==> flow/design.v <==
`timescale 1ns/10ps
module  ATCONV(
	input		clk,
	input		reset,
	output 	    busy,	
	input		ready,	
	output reg	[11:0]	iaddr,
	input signed [12:0]	idata,
	output	reg 	cwr,
	output  reg	[11:0]	caddr_wr,
	output reg 	[12:0] 	cdata_wr,
	output	reg 	crd,
	output reg	[11:0] 	caddr_rd,
	input 	[12:0] 	cdata_rd,
	output reg 	csel
	);
	reg [2:0] cur_state, next_state;
	localparam IDLE = 3'd0;
	localparam READ_IMAGE = 3'd1;
	localparam WRITE_MEM0 = 3'd2;
	localparam READ_MEM0 = 3'd3;
	localparam WRITE_MEM1 = 3'd4;
	localparam FINISH = 3'd5;
	reg [5:0] col, row;
	reg [4:0] tempX_L0, tempY_L0;
	reg [3:0] cnt;
	wire [3:0] is_pad;
	assign is_pad[0] = (col < 6'd2);
	assign is_pad[1] = (col > 6'd61);
	assign is_pad[2] = (row < 6'd2);
	assign is_pad[3] = (row > 6'd61);
	assign busy = !(cur_state == FINISH || cur_state == IDLE);
    reg signed [12:0] kernal;
	reg signed [29:0] conv_sum;
	reg [12:0] max;
	always @(posedge clk or posedge reset) begin
		if(reset) cur_state <= IDLE; 
		else cur_state <= next_state;
	end
	always @(*) begin
		case(cur_state)
			IDLE: begin
				if(ready == 1'b1) next_state = READ_IMAGE;
				else next_state = IDLE;
			end
			READ_IMAGE: begin
				if(cnt == 4'd11) next_state = WRITE_MEM0;
				else next_state = READ_IMAGE;
			end
			WRITE_MEM0: begin
				if(row == 6'd63 && col == 6'd63) next_state = READ_MEM0;
				else next_state = READ_IMAGE;
			end
			READ_MEM0: begin
				if(cnt == 4'd5) next_state = WRITE_MEM1;
				else next_state = READ_MEM0;
			end
			WRITE_MEM1: begin
				if(row == 6'd62 && col == 6'd62) next_state = FINISH;
				else next_state = READ_MEM0;
			end
			FINISH: begin
				next_state = IDLE;
			end
			default: begin
				next_state = IDLE;
			end
		endcase
	end
	always @(posedge clk or posedge reset) begin
		if(reset) begin
			col <= 6'd0;
			row <= 6'd0;
			cnt <= 4'd0;
			tempX_L0 <= 5'd0;
			tempY_L0 <= 5'd0;
			csel <= 1'b0;
			cwr <= 1'b0;
			crd <= 1'b0;
			max <= 13'd0;
			iaddr <= 12'd0;
			caddr_rd <= 12'd0;
			caddr_wr <= 12'd0;
			cdata_wr <= 13'd0;
		end
		else begin
			case(cur_state)
				READ_IMAGE: begin
					case(cnt)
						4'd0: begin   
							case({is_pad[2], is_pad[0]})
								2'b00: iaddr <= {row-6'd2, col-6'd2};
								2'b01: iaddr <= {row-6'd2, 6'd0};
								2'b10: iaddr <= {6'd0, col-6'd2};
								2'b11: iaddr <= {6'd0, 6'd0};
						    endcase
							conv_sum <= 30'd0;
						end
						4'd1: begin   
							if(is_pad[2] == 1'b1) iaddr <= {6'd0, col};
							else iaddr <= {row-6'd2, col};
							conv_sum <= $signed(idata) * kernal;
						end
						4'd2: begin   
							case({is_pad[2], is_pad[1]})
								2'b00: iaddr <= {row-6'd2, col+6'd2};
								2'b01: iaddr <= {row-6'd2, 6'd63};
								2'b10: iaddr <= {6'd0, col+6'd2};
								2'b11: iaddr <= {6'd0, 6'd63};
							endcase
							conv_sum <= conv_sum + $signed(idata) * kernal;
						end
						4'd3: begin   
							if(is_pad[0] == 1'b1) iaddr <= {row, 6'd0};
							else iaddr <= {row, col-6'd2};
							conv_sum <= conv_sum + $signed(idata) * kernal;
						end
						4'd4: begin   
							iaddr <= {row, col};
							conv_sum <= conv_sum + $signed(idata) * kernal;
						end
						4'd5: begin   
							if(is_pad[1] == 1'b1) iaddr <= {row, 6'd63};
							else iaddr <= {row, col+6'd2};
							conv_sum <= conv_sum + $signed(idata) * kernal;
						end
						4'd6: begin   
							case({is_pad[3], is_pad[0]})
								2'b00: iaddr <= {row+6'd2, col-6'd2};
								2'b01: iaddr <= {row+6'd2, 6'd0};
								2'b10: iaddr <= {6'd63, col-6'd2};
								2'b11: iaddr <= {6'd63, 6'd0};
							endcase
							conv_sum <= conv_sum + $signed(idata) * kernal;
						end
						4'd7: begin   
							if(is_pad[3] == 1'b1) iaddr <= {6'd63, col};
							else iaddr <= {row+6'd2, col};
							conv_sum <= conv_sum + $signed(idata) * kernal;
						end
						4'd8: begin   
							case({is_pad[3], is_pad[1]})
								2'b00: iaddr <= {row+6'd2, col+6'd2};
								2'b01: iaddr <= {row+6'd2, 6'd63};
								2'b10: iaddr <= {6'd63, col+6'd2};
								2'b11: iaddr <= {6'd63, 6'd63};
							endcase
							conv_sum <= conv_sum + $signed(idata) * kernal;
						end
						4'd9: begin
							conv_sum <= conv_sum + $signed(idata) * kernal;
						end
						4'd10: begin
							conv_sum <= conv_sum + $signed(13'h1FF4);
						end
						4'd11: begin
							caddr_wr <= {row, col};
							cdata_wr <= (conv_sum[16] || conv_sum[16:4] <= 13'd11)? 13'd0 : conv_sum[16:4]-13'd11;
						end
					endcase
					if(cnt == 11) begin
						cnt <= 4'd0;
						cwr <= 1'b1;
						csel <= 1'b0;
					end
					else 
						cnt <= cnt + 4'd1;
				end
				WRITE_MEM0: begin
					cwr <= 1'b0;
					if(col == 6'd63) begin
						col <= 6'd0;
						row <= row + 6'd1;
					end
					else 
						col <= col + 6'd1;
					if(row == 6'd63 && col == 6'd63) begin
						row <= 6'd0;
						col <= 6'd0;
						cwr <= 1'b0;
						crd <= 1'b1;
						csel <= 1'b0;
					end
				end
				READ_MEM0: begin
					case(cnt)
						4'd0: begin
							caddr_rd <= {row, col};
							max <= 13'd0;
						end
						4'd1: begin
							caddr_rd <= {row, col+6'd1};
							max <= cdata_rd;
						end
						4'd2: begin
							caddr_rd <= {row+6'd1, col};
							max <= (max > cdata_rd)? max : cdata_rd; 
						end
						4'd3: begin
							caddr_rd <= {row+6'd1, col+6'd1};
							max <= (max > cdata_rd)? max : cdata_rd; 
						end
						4'd4: begin
							max <= (max > cdata_rd)? max : cdata_rd;
						end
						4'd5: begin 
							caddr_wr <= {tempY_L0, tempX_L0};
							if(max != 13'd0) begin
								if(max[3:0] != 13'd0) cdata_wr <= (max[12:4] + 1) << 4;
								else cdata_wr <= max[12:4] << 4;
							end
							else 
								cdata_wr <= 13'd0;
						end
					endcase
					if(cnt == 4'd5) begin
						cnt <= 4'd0;
						cwr <= 1'b1;
						crd <= 1'b0;
						csel <= 1'b1;
					end
					else 
						cnt <= cnt + 4'd1;
				end
				WRITE_MEM1: begin
					if(tempX_L0 == 5'd31) begin
						tempY_L0 <= tempY_L0 + 5'd1;
						tempX_L0 <= 5'd0;
					end
					else 
						tempX_L0 <= tempX_L0 + 5'd1;
					if(col == 6'd62) begin
						col <= 6'd0;
						row <= row + 6'd2;
					end
					else
						col <= col + 6'd2;
					if(row == 6'd62 && col == 6'd62) begin
						cwr <= 1'b0;
						crd <= 1'b0;
						csel <= 1'b0;
					end
					else begin
						cwr <= 1'b0;
						crd <= 1'b1;
						csel <= 1'b0;
					end
				end
				FINISH: begin
					row <= 6'd0;
					col <= 6'd0;
					tempX_L0 <= 5'd0;
					tempY_L0 <= 5'd0;
				end
			endcase
		end
	end
	always @(*) begin
		case(cnt)
			4'd1: kernal = 13'h1FFF;
			4'd2: kernal = 13'h1FFE;
			4'd3: kernal = 13'h1FFF;
			4'd4: kernal = 13'h1FFC;
			4'd5: kernal = 13'h0010;
			4'd6: kernal = 13'h1FFC;
			4'd7: kernal = 13'h1FFF;
			4'd8: kernal = 13'h1FFE;
			4'd9: kernal = 13'h1FFF;
			default: kernal = 13'h0;
		endcase
	end
endmodule
* From RTL to reports: ATCONV
What the tools print for ATCONV, step after step. Lines are those of the file above, counted from 1. Cell names lack the library's common part. A cell with - has no value.
Inputs: top module ATCONV, clock input clk, cell library sky130hd, corner tt_025C_1v80

* Word level
Source: Yosys, flattened and elaborated, memories not mapped. Widths are those after wreduce. Registers that Yosys merges into a memory's read port (data or address) are not register bits. Print and check cells do not count. Equal cells are merged and count once. Yosys's memory passes give these memory sizes; they may raise the number of words (mostly to a power of two), join words into wider ones and drop unused or constant bits.
Cells by class: $add $sub $neg 13, multiply operators 1, order comparisons 6, equal/unequal tests 40, multiplexer cells 53, bitwise operators 1, reduce/logical cells 36
Operator list (number):
- multiplier 13 x 13 -> 26 bit | 1
- case mux 12 bit (select 4 bit) | 5
- case mux 30 bit (select 4 bit) | 1
- case mux 12 bit (select 9 bit) | 1
- 2-to-1 mux 13 bit | 6
- 2-to-1 mux 12 bit | 4
- 2-to-1 mux 6 bit | 8
- case mux 13 bit (select 3 bit) | 1
- case mux 6 bit (select 3 bit) | 2
- adder 30 x 26 -> 30 bit | 1
- adder 30 x 5 -> 30 bit with constant B | 1
- case mux 13 bit (select 2 bit) | 1
- == test 6 bit with constant B | 4
- case mux 12 bit (select 2 bit) | 1
- case mux 5 bit (select 2 bit) | 2
- AND reduction 3 bit | 6
- == test 2 bit with constant B | 8
- == test 4 x 3 -> 1 bit with constant B | 4
- == test 4 bit with constant B | 4
- nonzero test 4 bit | 4
- case mux 3 bit (select 5 bit) | 1
- greater-than comparator 13 bit | 1
- subtractor 13 x 4 -> 13 bit with constant B | 1
- <= comparator 13 x 4 -> 1 bit with constant B | 1
- nonzero test 13 bit | 1
- inequality test 2 bit with constant B | 6
- adder 6 x 1 -> 6 bit with constant B | 2
- adder 6 x 2 -> 6 bit with constant B | 2
Other operator kinds: 38; their cells: 70.
Bit counts: bits in registers 124, ROM bits 208, memories 1, output and inout port bits 53, cells after elaboration 166
Memory list:
- (no name shown) | depth 16, bits a word 13, read ports 1, wr ports 0, line 259 | case(cnt)

* Logic depth
Depth = most cells in a row (Yosys ltp): at word level without a register or memory, in the mapped netlist without a sequential cell, where the memories' decode and read muxes count.
Depth: word-level depth 5, ABC_AREA 0, gate-level depth with buffers 33, depth with buffers taken out 33

* Mapped cells and area
Yosys stat after the flow's synthesis: flattened, memories mapped to cells. It holds for the ABC_AREA given above (unset counts as 0); a run with the other value may have another netlist.
Cells by type:
- dfrtp_1 | number 96, total area 2.4E+03 sq um
- ha_1 | number 125, total area 1564 sq um
- fa_1 | number 66, total area 1.32E+03 sq um
- inv_1 | number 143, total area 536.765 sq um
- edfxtp_1 | number 17, total area 510.49 sq um
- nand2_1 | number 127, total area 476.707 sq um
- xnor2_1 | number 53, total area 464.195 sq um
- o21ai_0 | number 80, total area 400.384 sq um
- a21oi_1 | number 79, total area 395.379 sq um
- mux2i_1 | number 36, total area 360.346 sq um
- nor2_1 | number 78, total area 292.781 sq um
- clkbuf_1 | number 61, total area 228.97 sq um
- xor2_1 | number 23, total area 201.443 sq um
- and2_1 | number 31, total area 193.936 sq um
- a21o_1 | number 21, total area 157.651 sq um
- nor3_1 | number 29, total area 145.139 sq um
- nand2b_1 | number 22, total area 137.632 sq um
- nor2b_1 | number 21, total area 131.376 sq um
Other cell types: 57; their cells: 218.
Synthesis totals: cells in the netlist 1326, mapped area 11641.2 sq um, area of sequential cells 2939.1 sq um, mapped flip-flops 114

* Worst setup path after synthesis
OpenSTA on the mapped netlist: ideal clock, no wires. The path of least setup slack (recovery checks aside). Input and output delay are each 20% of the period. Register names are those of the netlist, which keeps one name where synthesis merged equal registers.
Timing path post-synthesis: path type in2reg, from input idata[4], to register conv_sum[16], clock period 10.0 ns, input delay 2.000 ns, arrival time 7.906 ns, slack 1.829 ns, path delay 6.171 ns, driving pins on the path 28, buffers on the path 2, synthesis period reached 8.171 ns
"path delay" is the arrival time less input delay plus setup time. "driving pins on the path" counts driving pins, that of a launching flip-flop among them; a cell with two outputs on the path counts twice. "synthesis period reached" is the clock period less the worst setup slack; recovery checks do not enter. This is arithmetic on one report: input and output delays are still those of the set period (20% each). Between the ends stands the longest chain of elaborated cells between them, by number of cells; it is not shown to be the way that was timed. Of several equally long chains one is given. Each line given opens the expression or statement behind the cell; cells for indexed reads and writes are added by Yosys, which also makes memories of some case tables. At most two assigning lines are given for a register; there are more.
On the way, post-synthesis: cells stage by stage clkbuf_1 > clkbuf_1 > xnor2_1 > nor2_1 > ha_1 > inv_1 > fa_1 > inv_1 > fa_1 > ha_1 > fa_1 > ha_1 > ha_1 > nor2b_1 > o21ai_0 > nand2_1 > a21o_1 > a21o_1 > a21o_1 > a21oi_1 > xnor2_1 > ha_1 > or3_1 > o21ba_2 > a21o_1 > a21oi_1 > xor2_1 > o21ai_1, cells in the longest elaborated chain 3
Ends and longest elaborated chain, post-synthesis:
- start: declaration | line 8 | input signed [12:0] idata,
- multiplier 13 x 13 -> 26 bit | line 151 | conv_sum <= conv_sum + $signed(idata) * kernal;
- adder 30 x 26 -> 30 bit | line 151
- case mux 30 bit (select 4 bit) | line 89 | case(cnt)
- end: assignment | line 102 | conv_sum <= $signed(idata) * kernal;
- end: assignment | line 111 | conv_sum <= conv_sum + $signed(idata) * kernal;
- end: declaration | line 34 | reg signed [29:0] conv_sum;

* Timing after layout
Path of least setup slack in the final report of run 1 (OpenROAD, finished layout, wires in). Where an end is a register, its clock arrival counts in the times.
Timing path after layout: path type in2reg, from input idata[6], to register conv_sum[16], clock period 11.2 ns, input delay 2.24 ns, arrival time 9.06 ns, slack 2.28 ns, driving pins on the path 28, buffers on the path 1
Between the ends stands the longest chain of elaborated cells between them, by number of cells; it is not shown to be the way that was timed. Of several equally long chains one is given. At most two assigning lines are given for a register; there are more.
On the way, after layout: cells stage by stage clkdlybuf4s50_1 > xnor2_1 > nor2_1 > ha_1 > inv_1 > fa_1 > inv_1 > fa_1 > inv_1 > fa_1 > inv_1 > fa_1 > ha_1 > ha_1 > and2_1 > a31oi_1 > a21bo_2 > nor2b_1 > xnor2_1 > ha_1 > and3_1 > a21oi_1 > o21ai_0 > o21ba_2 > a21o_1 > a21oi_1 > xor2_1 > o21ai_1, cells in the longest elaborated chain 3
Ends and longest elaborated chain, after layout:
- start: declaration | line 8 | input signed [12:0] idata,
- multiplier 13 x 13 -> 26 bit | line 151 | conv_sum <= conv_sum + $signed(idata) * kernal;
- adder 30 x 26 -> 30 bit | line 151
- case mux 30 bit (select 4 bit) | line 89 | case(cnt)
- end: assignment | line 102 | conv_sum <= $signed(idata) * kernal;
- end: assignment | line 111 | conv_sum <= conv_sum + $signed(idata) * kernal;
- end: declaration | line 34 | reg signed [29:0] conv_sum;

Measured results for ATCONV: 3 stored runs of the Yosys and OpenROAD flow on sky130hd. The settings differ; the order carries no meaning. The constraints put input and output delay at 20% of the set period each and load the outputs with 0.01 pF.
"time of the worst setup path" = time allowed to the worst setup path (clock period - input delay - output delay, where it has them) - its slack; a late launch clock adds to it, a late capture clock takes from it.

[run 1] flow files
==> flow/run.sh <==
#!/bin/bash
# the make line also repeats the synthesis and layout settings of config.mk as NAME=value (left out here)
make -C /OpenROAD-flow-scripts/flow DESIGN_CONFIG=/design/flow/config.mk WORK_HOME=/design/flow/orfs CLKGATE_MAP_FILE= finish
==> flow/config.mk <==
export PLATFORM = sky130hd
export DESIGN_NAME = ATCONV
export DESIGN_NICKNAME = ATCONV
export VERILOG_FILES = /design/flow/design.v
export SDC_FILE = /design/flow/constraint.sdc
export NUM_CORES = 4
export LEC_CHECK = 0
export CAP_MARGIN = 20
export CELL_PAD_IN_SITES_GLOBAL_PLACEMENT = 0
export CORE_ASPECT_RATIO = 1.15
export CORE_MARGIN = 2
export CORE_UTILIZATION = 55
export CTS_CLUSTER_SIZE = 91
export GPL_ROUTABILITY_DRIVEN = 0
export GPL_TIMING_DRIVEN = 1
export MAX_ROUTING_LAYER = met5
export PLACE_DENSITY_LB_ADDON = 0.13
export SETUP_SLACK_MARGIN = -0.19
export SLEW_MARGIN = 20
export TNS_END_PERCENT = 85
==> flow/constraint.sdc <==
create_clock -name core_clock -period 11.2 [get_ports {clk}]
set_input_delay 2.2400 -clock core_clock [delete_from_list [all_inputs] [get_ports {clk}]]
set_output_delay 2.2400 -clock core_clock [all_outputs]
set_load 0.01 [all_outputs]

[run 1] result: time of the worst setup path 6.68 ns; type of the worst setup path in2reg; area of the synthesized netlist 11641.2 sq um; die size 22348.5 sq um; standard-cell area after layout 13193.9 sq um; setup slack of the worst path 2.283 ns; final utilization 62.9%

[run 2] flow files
==> flow/run.sh <==
#!/bin/bash
# the make line also repeats the synthesis and layout settings of config.mk as NAME=value (left out here)
make -C /OpenROAD-flow-scripts/flow DESIGN_CONFIG=/design/flow/config.mk WORK_HOME=/design/flow/orfs CLKGATE_MAP_FILE= finish
==> flow/config.mk <==
export PLATFORM = sky130hd
export DESIGN_NAME = ATCONV
export DESIGN_NICKNAME = ATCONV
export VERILOG_FILES = /design/flow/design.v
export SDC_FILE = /design/flow/constraint.sdc
export NUM_CORES = 4
export LEC_CHECK = 0
export CAP_MARGIN = 20
export CELL_PAD_IN_SITES_DETAIL_PLACEMENT = 1
export CELL_PAD_IN_SITES_GLOBAL_PLACEMENT = 2
export CORE_ASPECT_RATIO = 1.46
export CORE_MARGIN = 3
export CORE_UTILIZATION = 32
export CTS_CLUSTER_DIAMETER = 379
export GPL_TIMING_DRIVEN = 0
export HOLD_SLACK_MARGIN = 0.08
export MAX_ROUTING_LAYER = met5
export MIN_ROUTING_LAYER = met2
export PLACE_DENSITY = 0.7
export SETUP_SLACK_MARGIN = 1.12
export SLEW_MARGIN = 25
==> flow/constraint.sdc <==
create_clock -name core_clock -period 7.42 [get_ports {clk}]
set_input_delay 1.4840 -clock core_clock [delete_from_list [all_inputs] [get_ports {clk}]]
set_output_delay 1.4840 -clock core_clock [all_outputs]
set_load 0.01 [all_outputs]

[run 2] result: time of the worst setup path 5.60 ns; type of the worst setup path in2reg; area of the synthesized netlist 11641.2 sq um; die size 38744.0 sq um; standard-cell area after layout 15099.5 sq um; setup slack of the worst path 0.341 ns; final utilization 42.5%

[run 3] flow files
==> flow/run.sh <==
#!/bin/bash
# the make line also repeats the synthesis and layout settings of config.mk as NAME=value (left out here)
make -C /OpenROAD-flow-scripts/flow DESIGN_CONFIG=/design/flow/config.mk WORK_HOME=/design/flow/orfs CLKGATE_MAP_FILE= finish
==> flow/config.mk <==
export PLATFORM = sky130hd
export DESIGN_NAME = ATCONV
export DESIGN_NICKNAME = ATCONV
export VERILOG_FILES = /design/flow/design.v
export SDC_FILE = /design/flow/constraint.sdc
export NUM_CORES = 4
export LEC_CHECK = 0
export CAP_MARGIN = 20
export CORE_MARGIN = 2
export CORE_UTILIZATION = 33
export SLEW_MARGIN = 20
==> flow/constraint.sdc <==
create_clock -name core_clock -period 8.79 [get_ports {clk}]
set_input_delay 1.7580 -clock core_clock [delete_from_list [all_inputs] [get_ports {clk}]]
set_output_delay 1.7580 -clock core_clock [all_outputs]
set_load 0.01 [all_outputs]

[run 3] result: time of the worst setup path 6.48 ns; type of the worst setup path in2reg; area of the synthesized netlist 11641.2 sq um; die size 36794.9 sq um; standard-cell area after layout 13569.3 sq um; setup slack of the worst path 0.550 ns; final utilization 39.2%
